==> flow/design.v <==
module CPU_6507(
	output [12:0] addr_bus,
	output reg [7:0] d_out,
	input [7:0] d_in,
	output reg wenb,
	input clk,
	input rstb,
	input rdy
);
reg [7:0] A;
reg [7:0] X;
reg [7:0] Y;
reg carry;
reg intr_disable;
reg overflow;
reg decimal;
reg [7:0] stack_ptr;
reg negative;
reg zero;
reg [15:0] PC;
reg [15:0] full_addr;
assign addr_bus = full_addr[12:0];
reg [7:0] addr_in_buff;
reg [7:0] I;
reg is_reset;
reg [3:0] phase;
wire [7:0] instr = phase == 1 ? d_in : I;
wire isNOP = instr == 8'hEA;
wire isLoadOrStore = instr[7:6] == 2'b10 && !isNOP && !(
		instr == 8'h90 ||
		instr == 8'hB0 ||
		instr[3:0] == 4'h8 ||
		instr[3:0] == 4'hA
	);
wire isLoad = isLoadOrStore && instr[5];
wire isStore = isLoadOrStore && !instr[5];
wire isJSR = instr == 8'h20;
wire isRTS = instr == 8'h60;
wire isRTI = instr == 8'h40;
wire isTransfer = instr == 8'h98 || instr == 8'hA8 || (instr[3:0] == 4'hA && instr[7:6] == 2'b10);
wire isBranch = instr[4:0] == 5'h10;
wire isJump = instr == 8'h4C || instr == 8'h6C;
wire isStack = ~instr[7] && instr[4:0] == 5'h08;
wire pull = instr[5];
wire isSpecial = (~instr[7] && instr[4:0] == 5'h18) || instr == 8'hB8 || instr == 8'hD8 || instr == 8'hF8;
wire isArith = !isLoadOrStore && !isNOP && !isTransfer && !isBranch && !isJump && !isTransfer && !isStack && !isSpecial;
wire isBreak = instr == 8'h00;
wire isImplied = instr[3:0] == 4'hA || instr[3:0] == 4'h8;
wire isImmediate = instr[4:0] == 5'h09 || instr[3:0] == 4'h02 || (instr[7] && ~instr[4] && instr[3:0] == 0); 
wire isIndexed = instr[4];
wire indexedByY = instr[3:0] == 4'h1 || instr[3:0] == 4'h9 || instr == 8'h96 || instr == 8'hB6 || instr == 8'hBE;
wire indexedIndirect = instr[4:0] == 5'h01;
wire indirectIndexed = instr[4:0] == 5'h11;
wire zeropage = (indexedIndirect || indirectIndexed || instr[3:2] == 2'b01) && !isImplied;
wire addr16 = !isImmediate && (instr[3:0] == 4'h9 || instr[3:2] == 2'b11 || instr == 8'h20) && !isImplied;
wire isCompare = (instr[7:5] == 3'b110 && instr[1:0] == 2'b01) || instr[3:0] == 4'h4 || instr[3:0] == 4'h0 || instr[3:0] == 4'hC;
wire isBit = instr == 8'h2C || instr == 8'h24;
wire [7:0] ALU_in1 = ~instr[0] && instr[3:0] != 4'hA && ~instr[7] ? d_in : (  
		instr[7] && instr[1:0] == 2'b00 ? (instr[5] ? X : Y) : (
		instr[7] && instr[1:0] == 2'b01 ? A : (
		(instr[7] && instr[1:0] == 2'b10 && instr != 8'hCA) || isBit ? d_in : (
		instr == 8'hCA ? X : (instr == 8'h88 ? Y : A)
	))));
wire [7:0] ALU_in2 = d_in;
wire [7:0] ALU_nin2 = ~d_in;
reg [8:0] ALU_res;
wire [7:0] ALU_sub = ALU_in1 - ALU_in2;
wire [7:0] ALU_sbc = ALU_sub - !carry;
wire [3:0] ALU_opsel = {instr[0], instr[7:5]};
wire [8:0] CMP_res = {1'b0, ALU_in1} + {1'b0, ALU_nin2} + 9'd1;
always @(*) begin
	case(ALU_opsel)
		0: ALU_res <= {ALU_in1, 1'b0};
		1: ALU_res <= {ALU_in1, carry};
		2: ALU_res <= {ALU_in1[0], 1'b0, ALU_in1[7:1]};
		3: ALU_res <= {ALU_in1[0], carry, ALU_in1[7:1]};
		4: ALU_res <= {carry, ALU_in1 - 1'b1};
		5: ALU_res <= {carry, ALU_in1};
		6: ALU_res <= instr == 8'hC8 ? {carry, ALU_in1 + 1'b1} : {carry, ALU_in1 - 1'b1};
		7: ALU_res <= {carry, ALU_in1 + 1'b1};
		8: ALU_res <= {carry, ALU_in1 | ALU_in2};
		9: ALU_res <= {carry, ALU_in1 & ALU_in2};
		10: ALU_res <= {carry, ALU_in1 ^ ALU_in2};
		11: ALU_res <= ALU_in1 + ALU_in2 + carry;
		12: ALU_res <= {carry, ALU_in1};
		13: ALU_res <= {carry, ALU_in1};
		14: ALU_res <= ALU_in1 + ALU_nin2 + 1'b1;
		15: ALU_res <= ALU_in1 + ALU_nin2 + carry;
	endcase
end
wire toA = !isLoadOrStore && !isCompare && (
		instr[3:0] == 4'h1 ||
		instr[3:0] == 4'h5 ||
		instr[3:0] == 4'h9 ||
		(instr[3:0] == 4'hA && ~instr[7]) ||
		instr[3:0] == 4'hD
	);
wire toY = instr == 8'hC8 || instr == 8'h88;
wire toX = instr == 8'hE8 || instr == 8'hCA;
wire toMem = (instr[3:0] == 4'hE || instr[3:0] == 4'h6) && !isLoadOrStore;
wire loadstoreTargetA = instr[1:0] == 2'b01;
wire loadstoreTargetX = instr[1:0] == 2'b10;
wire loadstoreTargetY = instr[1:0] == 2'b00;
wire [7:0] status_word = {negative, overflow, 1'b0, 1'b0, decimal, intr_disable, zero, carry};
reg should_branch;
always @(*) begin
	case(instr[7:5])
		0: should_branch <= negative == 1'b0;
		1: should_branch <= negative == 1'b1;
		2: should_branch <= overflow == 1'b0;
		3: should_branch <= overflow == 1'b1;
		4: should_branch <= carry == 1'b0;
		5: should_branch <= carry == 1'b1;
		6: should_branch <= zero == 1'b0;
		7: should_branch <= zero == 1'b1;
	endcase
end
wire [2:0] transfer_idx = {instr[1], instr[5:4]};
reg [7:0] transfer_source;
always @(*) begin
	case(transfer_idx)
		1: transfer_source <= Y;
		2: transfer_source <= A;
		4: transfer_source <= X;
		5: transfer_source <= X;
		6: transfer_source <= A;
		7: transfer_source <= stack_ptr;
		default: transfer_source <= A;
	endcase
end
always @(posedge clk) begin
	if(!rstb) begin
		d_out <= 8'h00;
		full_addr <= 16'h0000;
		phase <= 2;
		is_reset <= 1'b1;
		I <= 8'h00;  
		wenb <= 1'b1;
		carry <= 1'b0;
		addr_in_buff <= 8'h00;
		intr_disable <= 1'b1;
		overflow <= 1'b0;
		decimal <= 1'b0;
		stack_ptr <= 8'h00;
		negative <= 1'b0;
		A <= 8'h00;
		X <= 8'h00;
		Y <= 8'h00;
		zero <= 1'b1;
	end else if(rdy) begin
		phase <= phase + 1;
		if(phase == 0) begin
			wenb <= 1'b1;
			full_addr <= PC;
			PC <= PC + 1;
		end else if(phase == 1) begin
			I <= d_in;
			if(isNOP) begin
				phase <= 0;
			end else if(isStack) begin
				if(pull) begin
					full_addr <= {8'h01, stack_ptr + 1'b1};
					stack_ptr <= stack_ptr + 1'b1;
					wenb <= 1'b1;
					phase <= 4;
				end else begin
					full_addr <= {8'h01, stack_ptr};
					stack_ptr <= stack_ptr - 1'b1;
					wenb <= 1'b0;
					d_out <= instr[6] ? A : status_word;
					phase <= 0;
				end
			end else if(isSpecial) begin
				case(instr[7:5])
					0: carry <= 1'b0;
					1: carry <= 1'b1;
					2: intr_disable <= 1'b0;
					3: intr_disable <= 1'b1;
					5: overflow <= 1'b0;
					6: decimal <= 1'b0;
					7: decimal <= 1'b1;
				endcase
				phase <= 0;
			end else if(isRTS || isRTI) begin
				phase <= isRTS ? 14 : 13;
				full_addr <= {8'h01, stack_ptr + 1'b1};
				stack_ptr <= stack_ptr + 1;
				wenb <= 1'b1;
			end else if(isTransfer) begin
				case(transfer_idx)
					1: A <= transfer_source;
					2: Y <= transfer_source;
					4: A <= transfer_source;
					5: stack_ptr <= transfer_source;
					6: X <= transfer_source;
					7: X <= transfer_source;
				endcase
				if(transfer_idx != 5) begin
					negative <= transfer_source[7];
					zero <= transfer_source == 8'h00;
				end
				phase <= 0;
			end else begin
				if(isImmediate || isBranch) begin
					full_addr <= PC;
					PC <= PC + 1;
					phase <= 4;
				end
				if(zeropage || addr16 || isJump || isJSR) begin
					full_addr <= PC;
					PC <= PC + 1;
				end
			end
		end else if(phase == 2) begin
			if(isBreak) begin
				full_addr <= 16'hFFFC | (~is_reset << 1);
			end else begin
				if(zeropage) begin
					if(indexedIndirect) begin
						full_addr <= {8'h00, d_in + X};
						phase <= 8;
					end else if(indirectIndexed) begin
						full_addr <= {8'h00, d_in};
						phase <= 8;
					end else if(isIndexed) begin
						full_addr <= {8'h00, d_in + (indexedByY ? Y : X)};
						phase <= 4;
					end else begin
						full_addr <= {8'h00, d_in};
						phase <= 4;
					end
				end
				if(addr16 || isJump || isJSR) begin
					addr_in_buff <= d_in;
					full_addr <= PC;
					PC <= PC + 1;
					if(isJSR) begin
						phase <= 10;
					end
				end
			end
		end else if(phase == 3) begin
			if(isBreak) begin
				addr_in_buff <= d_in;
				full_addr <= full_addr | 1;
			end else if(addr16 || isJump) begin
				if(instr == 8'h6C) begin
					full_addr <= {d_in, addr_in_buff};
					phase <= 8;
				end else if(isIndexed) begin
					full_addr <= {d_in, addr_in_buff} + (indexedByY ? Y : X);
				end else begin
					full_addr <= {d_in, addr_in_buff};
				end
			end
		end else if(phase == 4) begin
			phase <= 0;
			if(isBreak) begin
				if(is_reset) begin
					PC <= {d_in, addr_in_buff};
				end else begin
					phase <= 10;
				end
				is_reset <= 1'b0;
			end else if(isStack) begin
				if(instr[6]) begin
					A <= d_in;
					negative <= d_in[7];
					zero <= d_in == 8'h00;
				end else begin
					negative <= d_in[7];
					overflow <= d_in[6];
					decimal <= d_in[3];
					intr_disable <= d_in[2];
					zero <= d_in[1];
					carry <= d_in[0];
				end
			end else if(isJump) begin
				PC <= full_addr;
			end else if(isBranch) begin
				if(should_branch) begin
					PC <= PC + {d_in[7], d_in[7], d_in[7], d_in[7], d_in[7], d_in[7], d_in[7], d_in[7], d_in};
				end
			end else if(isBit) begin
				negative <= ALU_in1[7];
				overflow <= ALU_in1[6];
				zero <= (A & d_in) == 8'h00;
			end else if(isLoadOrStore) begin
				if(isLoad) begin
					if(loadstoreTargetA) begin
						A <= d_in;
					end else if(loadstoreTargetX) begin
						X <= d_in;
					end else if(loadstoreTargetY) begin
						Y <= d_in;
					end
					negative <= d_in[7];
					zero <= d_in == 8'h00;
				end else if(isStore) begin
					if(loadstoreTargetA) begin
						d_out <= A;
					end else if(loadstoreTargetX) begin
						d_out <= X;
					end else if(loadstoreTargetY) begin
						d_out <= Y;
					end
					wenb <= 1'b0;
				end
			end else if(toMem) begin
				d_out <= ALU_res[7:0];
				wenb <= 1'b0;
				negative <= ALU_res[7];
				zero <= ALU_res[7:0] == 0;
				if(~instr[7]) begin
					carry <= ALU_res[8];
				end
			end else if(toA) begin
				A <= ALU_res[7:0];
				carry <= ALU_res[8];
				zero <= ALU_res[7:0] == 0;
				negative <= ALU_res[7];
				if(ALU_opsel == 4'd11 || ALU_opsel == 4'd15) begin
					overflow <= (ALU_in1[7] == (ALU_opsel == 4'd11 ? ALU_in2[7] : ALU_nin2[7])) && (ALU_res[7] != ALU_in1[7]);
				end
			end else if(toX) begin
				X <= ALU_res[7:0];
				zero <= ALU_res[7:0] == 0;
				negative <= ALU_res[7];
			end else if(toY) begin
				Y <= ALU_res[7:0];
				zero <= ALU_res[7:0] == 0;
				negative <= ALU_res[7];
			end else if(isCompare) begin
				carry <= CMP_res[8];
				zero <= CMP_res[7:0] == 0;
				negative <= CMP_res[7];
			end
		end else if(phase == 8) begin
			addr_in_buff <= d_in;
			full_addr <= {full_addr[15:8], full_addr[7:0] + 1'b1};
			wenb <= 1'b1;
		end else if(phase == 9) begin
			if(indirectIndexed) begin
				full_addr <= {d_in, addr_in_buff} + Y;
			end else begin
				full_addr <= {d_in, addr_in_buff};
			end
			phase <= 4;
		end else if(phase == 10) begin
			full_addr <= {8'h01, stack_ptr};
			d_out <= PC[15:8];
			PC[15:8] <= d_in;
			wenb <= 1'b0;
			stack_ptr <= stack_ptr - 1;
		end else if(phase == 11) begin
			full_addr <= {8'h01, stack_ptr};
			d_out <= PC[7:0];
			PC[7:0] <= addr_in_buff;
			wenb <= 1'b0;
			stack_ptr <= stack_ptr - 1;
			if(!isBreak) begin
				phase <= 0;
			end
		end else if(phase == 12) begin
			full_addr <= {8'h01, stack_ptr};
			d_out <= status_word;
			wenb <= 1'b0;
			stack_ptr <= stack_ptr - 1;
			phase <= 0;
			intr_disable <= 1'b1;
		end else if(phase == 13) begin
			negative <= d_in[7];
			overflow <= d_in[6];
			decimal <= d_in[3];
			intr_disable <= d_in[2];
			zero <= d_in[1];
			carry <= d_in[0];
			full_addr <= {8'h01, stack_ptr + 1'b1};
			stack_ptr <= stack_ptr + 1;
			wenb <= 1'b1;
		end else if(phase == 14) begin
			PC[7:0] <= d_in;
			full_addr <= {8'h01, stack_ptr + 1'b1};
			stack_ptr <= stack_ptr + 1;
			wenb <= 1'b1;
		end else if(phase == 15) begin
			PC[15:8] <= d_in;
			full_addr <= {8'h01, stack_ptr + 1'b1};
			wenb <= 1'b1;
			phase <= 0;
		end else begin
			phase <= 0;
		end
	end
end
endmodule
# Step by step through the tools: CPU_6507
# Tool output for the design above, in the order of the flow.
# Lines are those of the file above, counted from 1.
# Operators carry their Yosys type and port widths (W data, S select, Z words).
# A cell with n/a has no value.
# design
top_module	CPU_6507
clk_port	clk
lib	sky130hd
corner	tt_025C_1v80

# Word-level counts
# Counts by Yosys on the flattened word-level netlist (proc, flatten, opt, wreduce; memories kept). Register bits leave out memories and registers merged into their read ports (data or address). Print and check cells are left out.
# bits
reg_bits	100
memories	0
inputBits	11
output_inout_bits	22
latchBits	0
clocked_rd_ports_x_width	0
rom_bits	0
word_cells	808
ram_bits	0
# classes
n_reduce_logical	119
mux	419
add_sub_neg	21
shifts	0
eq_ne	211
n_mul	0
compare	0
n_logic	17
n_div	0
# op_table
operator	count
$mux W8	186
$mux W16	28
$mux W1	167
$pmux W9 S14	1
$eq A8 B8 Y1 const B	15
$mux W4	30
$eq A4 B4 Y1 const B	22
$ne A5 B5 Y1 const B	16
$ne A6 B6 Y1 const B	13
$reduce_and A22 Y1	3
$ne A3 B3 Y1 const B	21
$ne A4 B4 Y1 const B	14
$reduce_and A24 Y1	2
$logic_not A8 Y1	6
$reduce_and A21 Y1	2
$logic_or A1 B1 Y1	40
$add A16 B8 Y16	2
$reduce_and A16 Y1	2
$ne A2 B2 Y1 const B	16
$eq A4 B3 Y1 const B	8
$add A8 B1 Y8 const B	4
$eq A8 B7 Y1 const B	4
$ne A7 B7 Y1 const B	4
$add A8 B8 Y9	3
$logic_and A1 B1 Y1	24
$ne A3 B1 Y1 const B	8
$eq A3 B3 Y1 const B	8
$sub A8 B1 Y8 const B	3
# Not listed: further kinds 64, cells in them 135.

# Logic depth
# Yosys ltp: most cells in a row. Word level: on the elaborated netlist, between registers, memories and ports. Mapped: between sequential cells and ports; inverters and the memories' decode and read muxes count.
# depth
word_depth	28
abc_area	0
ltp_mapped	25
mapped_depth_nobuf	22

# Netlist
# Source: synth_stat.txt of the flow (Yosys; design flattened, memories mapped). It holds for the ABC_AREA given above (unset counts as 0); a run with the other value may have another netlist.
# types
type	count	area_total_um2
sky130_fd_sc_hd__dfxtp_1	84	1.68E+03
sky130_fd_sc_hd__ha_1	83	1.04E+03
sky130_fd_sc_hd__a21oi_1	172	860.826
sky130_fd_sc_hd__nand2_1	217	814.531
sky130_fd_sc_hd__nor2_1	202	758.227
sky130_fd_sc_hd__o21ai_0	133	665.638
sky130_fd_sc_hd__xnor2_1	65	569.296
sky130_fd_sc_hd__edfxtp_1	16	480.461
sky130_fd_sc_hd__clkbuf_1	121	454.186
sky130_fd_sc_hd__mux2i_1	44	440.422
sky130_fd_sc_hd__nand3_1	72	360.346
sky130_fd_sc_hd__a211oi_1	47	352.838
sky130_fd_sc_hd__nor3_1	66	330.317
sky130_fd_sc_hd__xor2_1	37	324.061
sky130_fd_sc_hd__o221ai_1	33	289.027
sky130_fd_sc_hd__o211ai_1	36	270.259
sky130_fd_sc_hd__a221oi_1	29	253.994
sky130_fd_sc_hd__inv_1	63	236.477
# Other cell types: 91; their cells: 564.
# mapped
synth_area_um2	14682.8
seqArea_um2	2162.1
n_buf	167
ff_cells	100
cells	2084

# Timing after synthesis
# Path of least setup slack by OpenSTA after synthesis, without wires, with an ideal clock, recovery checks aside; 20% of the period is set as input and as output delay. Where synthesis merged equal registers, the netlist keeps one of their names.
# synth_timing
path_kind	input-to-reg
start	in d_in[2]
end	reg Y[7]
setup_time_ns	0.122
path_delay_ns	4.956
path_slack_ns	2.244
t_arrival_ns	6.634
input_delay_ns	1.800
stages	23
t_required_ns	8.878
launch_ns	1.800
path_buffers	5
period_ns	9.0
period_less_setup_slack_ns	6.756
# "path_delay_ns" = arrival - input delay + setup time.
# "stages" counts driving pins, that of a launching flip-flop among them; a cell with two outputs on the path counts twice.
# "period_less_setup_slack_ns" = period - worst setup slack (recovery checks aside). The figure is calculated, with input and output delays left at 20% of the set period.
# Between the ends stands the longest chain of elaborated cells between them, by number of cells; it is not shown to be the way that was timed. Of several equally long chains one is given.
# Each line given opens the expression or statement behind the cell; cells for indexed reads and writes are added by Yosys, which also makes memories of some case tables.
# At most two assigning lines are given for a register; there are more.
# synth_via
path_cell_list	sky130_fd_sc_hd__buf_2 > sky130_fd_sc_hd__or4b_4 > sky130_fd_sc_hd__buf_6 > sky130_fd_sc_hd__or4_4 > sky130_fd_sc_hd__buf_6 > sky130_fd_sc_hd__a21bo_1 > sky130_fd_sc_hd__nand3_1 > sky130_fd_sc_hd__a31oi_2 > sky130_fd_sc_hd__nor2_1 > sky130_fd_sc_hd__ha_1 > sky130_fd_sc_hd__clkbuf_1 > sky130_fd_sc_hd__a21o_1 > sky130_fd_sc_hd__a21oi_1 > sky130_fd_sc_hd__o21ai_0 > sky130_fd_sc_hd__xnor2_1 > sky130_fd_sc_hd__a41o_1 > sky130_fd_sc_hd__a21oi_1 > sky130_fd_sc_hd__o32a_1 > sky130_fd_sc_hd__a211oi_1 > sky130_fd_sc_hd__and2_1 > sky130_fd_sc_hd__buf_6 > sky130_fd_sc_hd__a211oi_1 > sky130_fd_sc_hd__o311a_1
elab_chain_cells	25
cells_between	133
cone_classes	add/sub: 7; eq/ne: 50; mux: 29; logic: 4; reduce/logical: 43
# synth_lines
element	line	text
start, declared	4	input [7:0] d_in,
$mux W8	27	wire [7:0] instr = phase == 1 ? d_in : I;
$eq A8 B8 Y1	62	instr == 8'hCA ? X : (instr == 8'h88 ? Y : A)
$mux W8 (2 in a row)	62
$mux W8	61	(instr[7] && instr[1:0] == 2'b10 && instr != 8'hCA) || isBit ? d_in : (
$mux W8	60	instr[7] && instr[1:0] == 2'b01 ? A : (
$mux W8	59	instr[7] && instr[1:0] == 2'b00 ? (instr[5] ? X : Y) : (
$mux W8	58	wire [7:0] ALU_in1 = ~instr[0] && instr[3:0] != 4'hA && ~instr[7] ? d_in : (
[10 not listed]	n/a
$mux W8	278	end else if(isJump) begin
$mux W8	265	end else if(isStack) begin
$mux W8	258	if(isBreak) begin
$mux W8	256	end else if(phase == 4) begin
$mux W8	242	end else if(phase == 3) begin
$mux W8	214	end else if(phase == 2) begin
$mux W8	156	end else if(phase == 1) begin
end, assigned	192	2: Y <= transfer_source;
end, assigned	295	Y <= d_in;
end, declared	12	reg [7:0] Y;

# Path in the finished layout
# From the final timing report of flow run 1: the path of least setup slack in the routed layout; clock arrival at registers is part of the times.
# layout_timing
path_kind	input-to-reg
start	in d_in[2]
end	reg Y[3]
path_buffers	6
t_required_ns	5.25
period_ns	4.94
launch_ns	0.99
t_arrival_ns	5.82
input_delay_ns	0.99
path_slack_ns	-0.57
setup_time_ns	0.10
stages	24
# Between the ends stands the longest chain of elaborated cells between them, by number of cells; it is not shown to be the way that was timed. Of several equally long chains one is given.
# At most two assigning lines are given for a register; there are more.
# layout_via
path_cell_list	sky130_fd_sc_hd__buf_6 > sky130_fd_sc_hd__buf_8 > sky130_fd_sc_hd__or4b_4 > sky130_fd_sc_hd__buf_6 > sky130_fd_sc_hd__or4_4 > sky130_fd_sc_hd__a21bo_1 > sky130_fd_sc_hd__nand4_1 > sky130_fd_sc_hd__a21oi_4 > sky130_fd_sc_hd__nor2_4 > sky130_fd_sc_hd__ha_4 > sky130_fd_sc_hd__buf_8 > sky130_fd_sc_hd__a21oi_4 > sky130_fd_sc_hd__a21oi_2 > sky130_fd_sc_hd__or2_4 > sky130_fd_sc_hd__xor2_1 > sky130_fd_sc_hd__nand2_1 > sky130_fd_sc_hd__o21ai_1 > sky130_fd_sc_hd__a222oi_1 > sky130_fd_sc_hd__buf_4 > sky130_fd_sc_hd__o211ai_1 > sky130_fd_sc_hd__nor4_2 > sky130_fd_sc_hd__buf_4 > sky130_fd_sc_hd__nor3_4 > sky130_fd_sc_hd__o311a_1
elab_chain_cells	25
cells_between	133
cone_classes	add/sub: 7; eq/ne: 50; mux: 29; logic: 4; reduce/logical: 43
# layout_lines
element	line	text
start, declared	4	input [7:0] d_in,
$mux W8	27	wire [7:0] instr = phase == 1 ? d_in : I;
$eq A8 B8 Y1	62	instr == 8'hCA ? X : (instr == 8'h88 ? Y : A)
$mux W8 (2 in a row)	62
$mux W8	61	(instr[7] && instr[1:0] == 2'b10 && instr != 8'hCA) || isBit ? d_in : (
$mux W8	60	instr[7] && instr[1:0] == 2'b01 ? A : (
$mux W8	59	instr[7] && instr[1:0] == 2'b00 ? (instr[5] ? X : Y) : (
$mux W8	58	wire [7:0] ALU_in1 = ~instr[0] && instr[3:0] != 4'hA && ~instr[7] ? d_in : (
[10 not listed]	n/a
$mux W8	278	end else if(isJump) begin
$mux W8	265	end else if(isStack) begin
$mux W8	258	if(isBreak) begin
$mux W8	256	end else if(phase == 4) begin
$mux W8	242	end else if(phase == 3) begin
$mux W8	214	end else if(phase == 2) begin
$mux W8	156	end else if(phase == 1) begin
end, assigned	192	2: Y <= transfer_source;
end, assigned	295	Y <= d_in;
end, declared	12	reg [7:0] Y;

# Top module CPU_6507; platform sky130hd; tools Yosys and OpenROAD; 4 stored runs in no particular order. Input and output delays are each 20% of the period that was set; the output load is 0.01 pF.
# "achieved_period_ns": clock period set for the run, less the worst setup slack. It is reckoned from that one timing run; input and output delays stay at 20% of the period that was set.
# "worst_path_ns" means the part of the period allowed to the worst setup path (the constraints hold back 20% at inputs and 20% at outputs) less its slack; where the path has registers, the arrival times of their clocks count too.
# "power_total_mw" rests on the timing tool's default activity at the inputs, not on a simulated workload.
# Among the settings, . means not set for that run.
# A result given as . is not shown for that run.
run name	ABC_AREA	CAP_MARGIN	CELL_PAD_IN_SITES_GLOBAL_PLACEMENT	CORE_ASPECT_RATIO	CORE_MARGIN	CORE_UTILIZATION	GPL_ROUTABILITY_DRIVEN	PLACE_DENSITY_LB_ADDON	SETUP_SLACK_MARGIN	SLEW_MARGIN	TNS_END_PERCENT	period_ns	CELL_PAD_IN_SITES_DETAIL_PLACEMENT	CTS_CLUSTER_DIAMETER	CTS_CLUSTER_SIZE	MAX_ROUTING_LAYER	setup_worst_slack_ns	dieArea_um2	achieved_period_ns	hold_ws_ns	final_stdcell_area_um2	synthesis_area_um2	util_pct	setupTns_ns	worst_path_ns	worst_setup_path_type	power_total_mw
flow run 1	0	10	1	0.55	9	23	0	0.22	1.21	30	80	4.94	.	.	.	.	-0.574	73667.8	5.514	0.502	22323.9	14682.8	35.5	-13.835	4.53	input-to-reg	7.541
flow run 2	1	10	1	0.56	9	23	.	0.12	.	30	80	5.55	.	.	.	.	0.190	71521.0	5.360	0.460	19333.5	14228.6	31.9	0.000	4.25	input-to-reg	7.530
flow run 3	.	20	.	.	2	32	.	.	.	20	.	8.2	.	.	.	.	0.871	47613.4	7.329	0.488	15857.7	14682.8	34.9	0.000	5.69	input-to-reg	3.173
flow run 4	1	20	0	.	2	49	.	0.19	-0.52	25	.	14.0	2	305	93	met4	.	.	.	.	.	.	.	.	.	.	.
# Flow run 4: unfinished; error DPL-0033 in placement
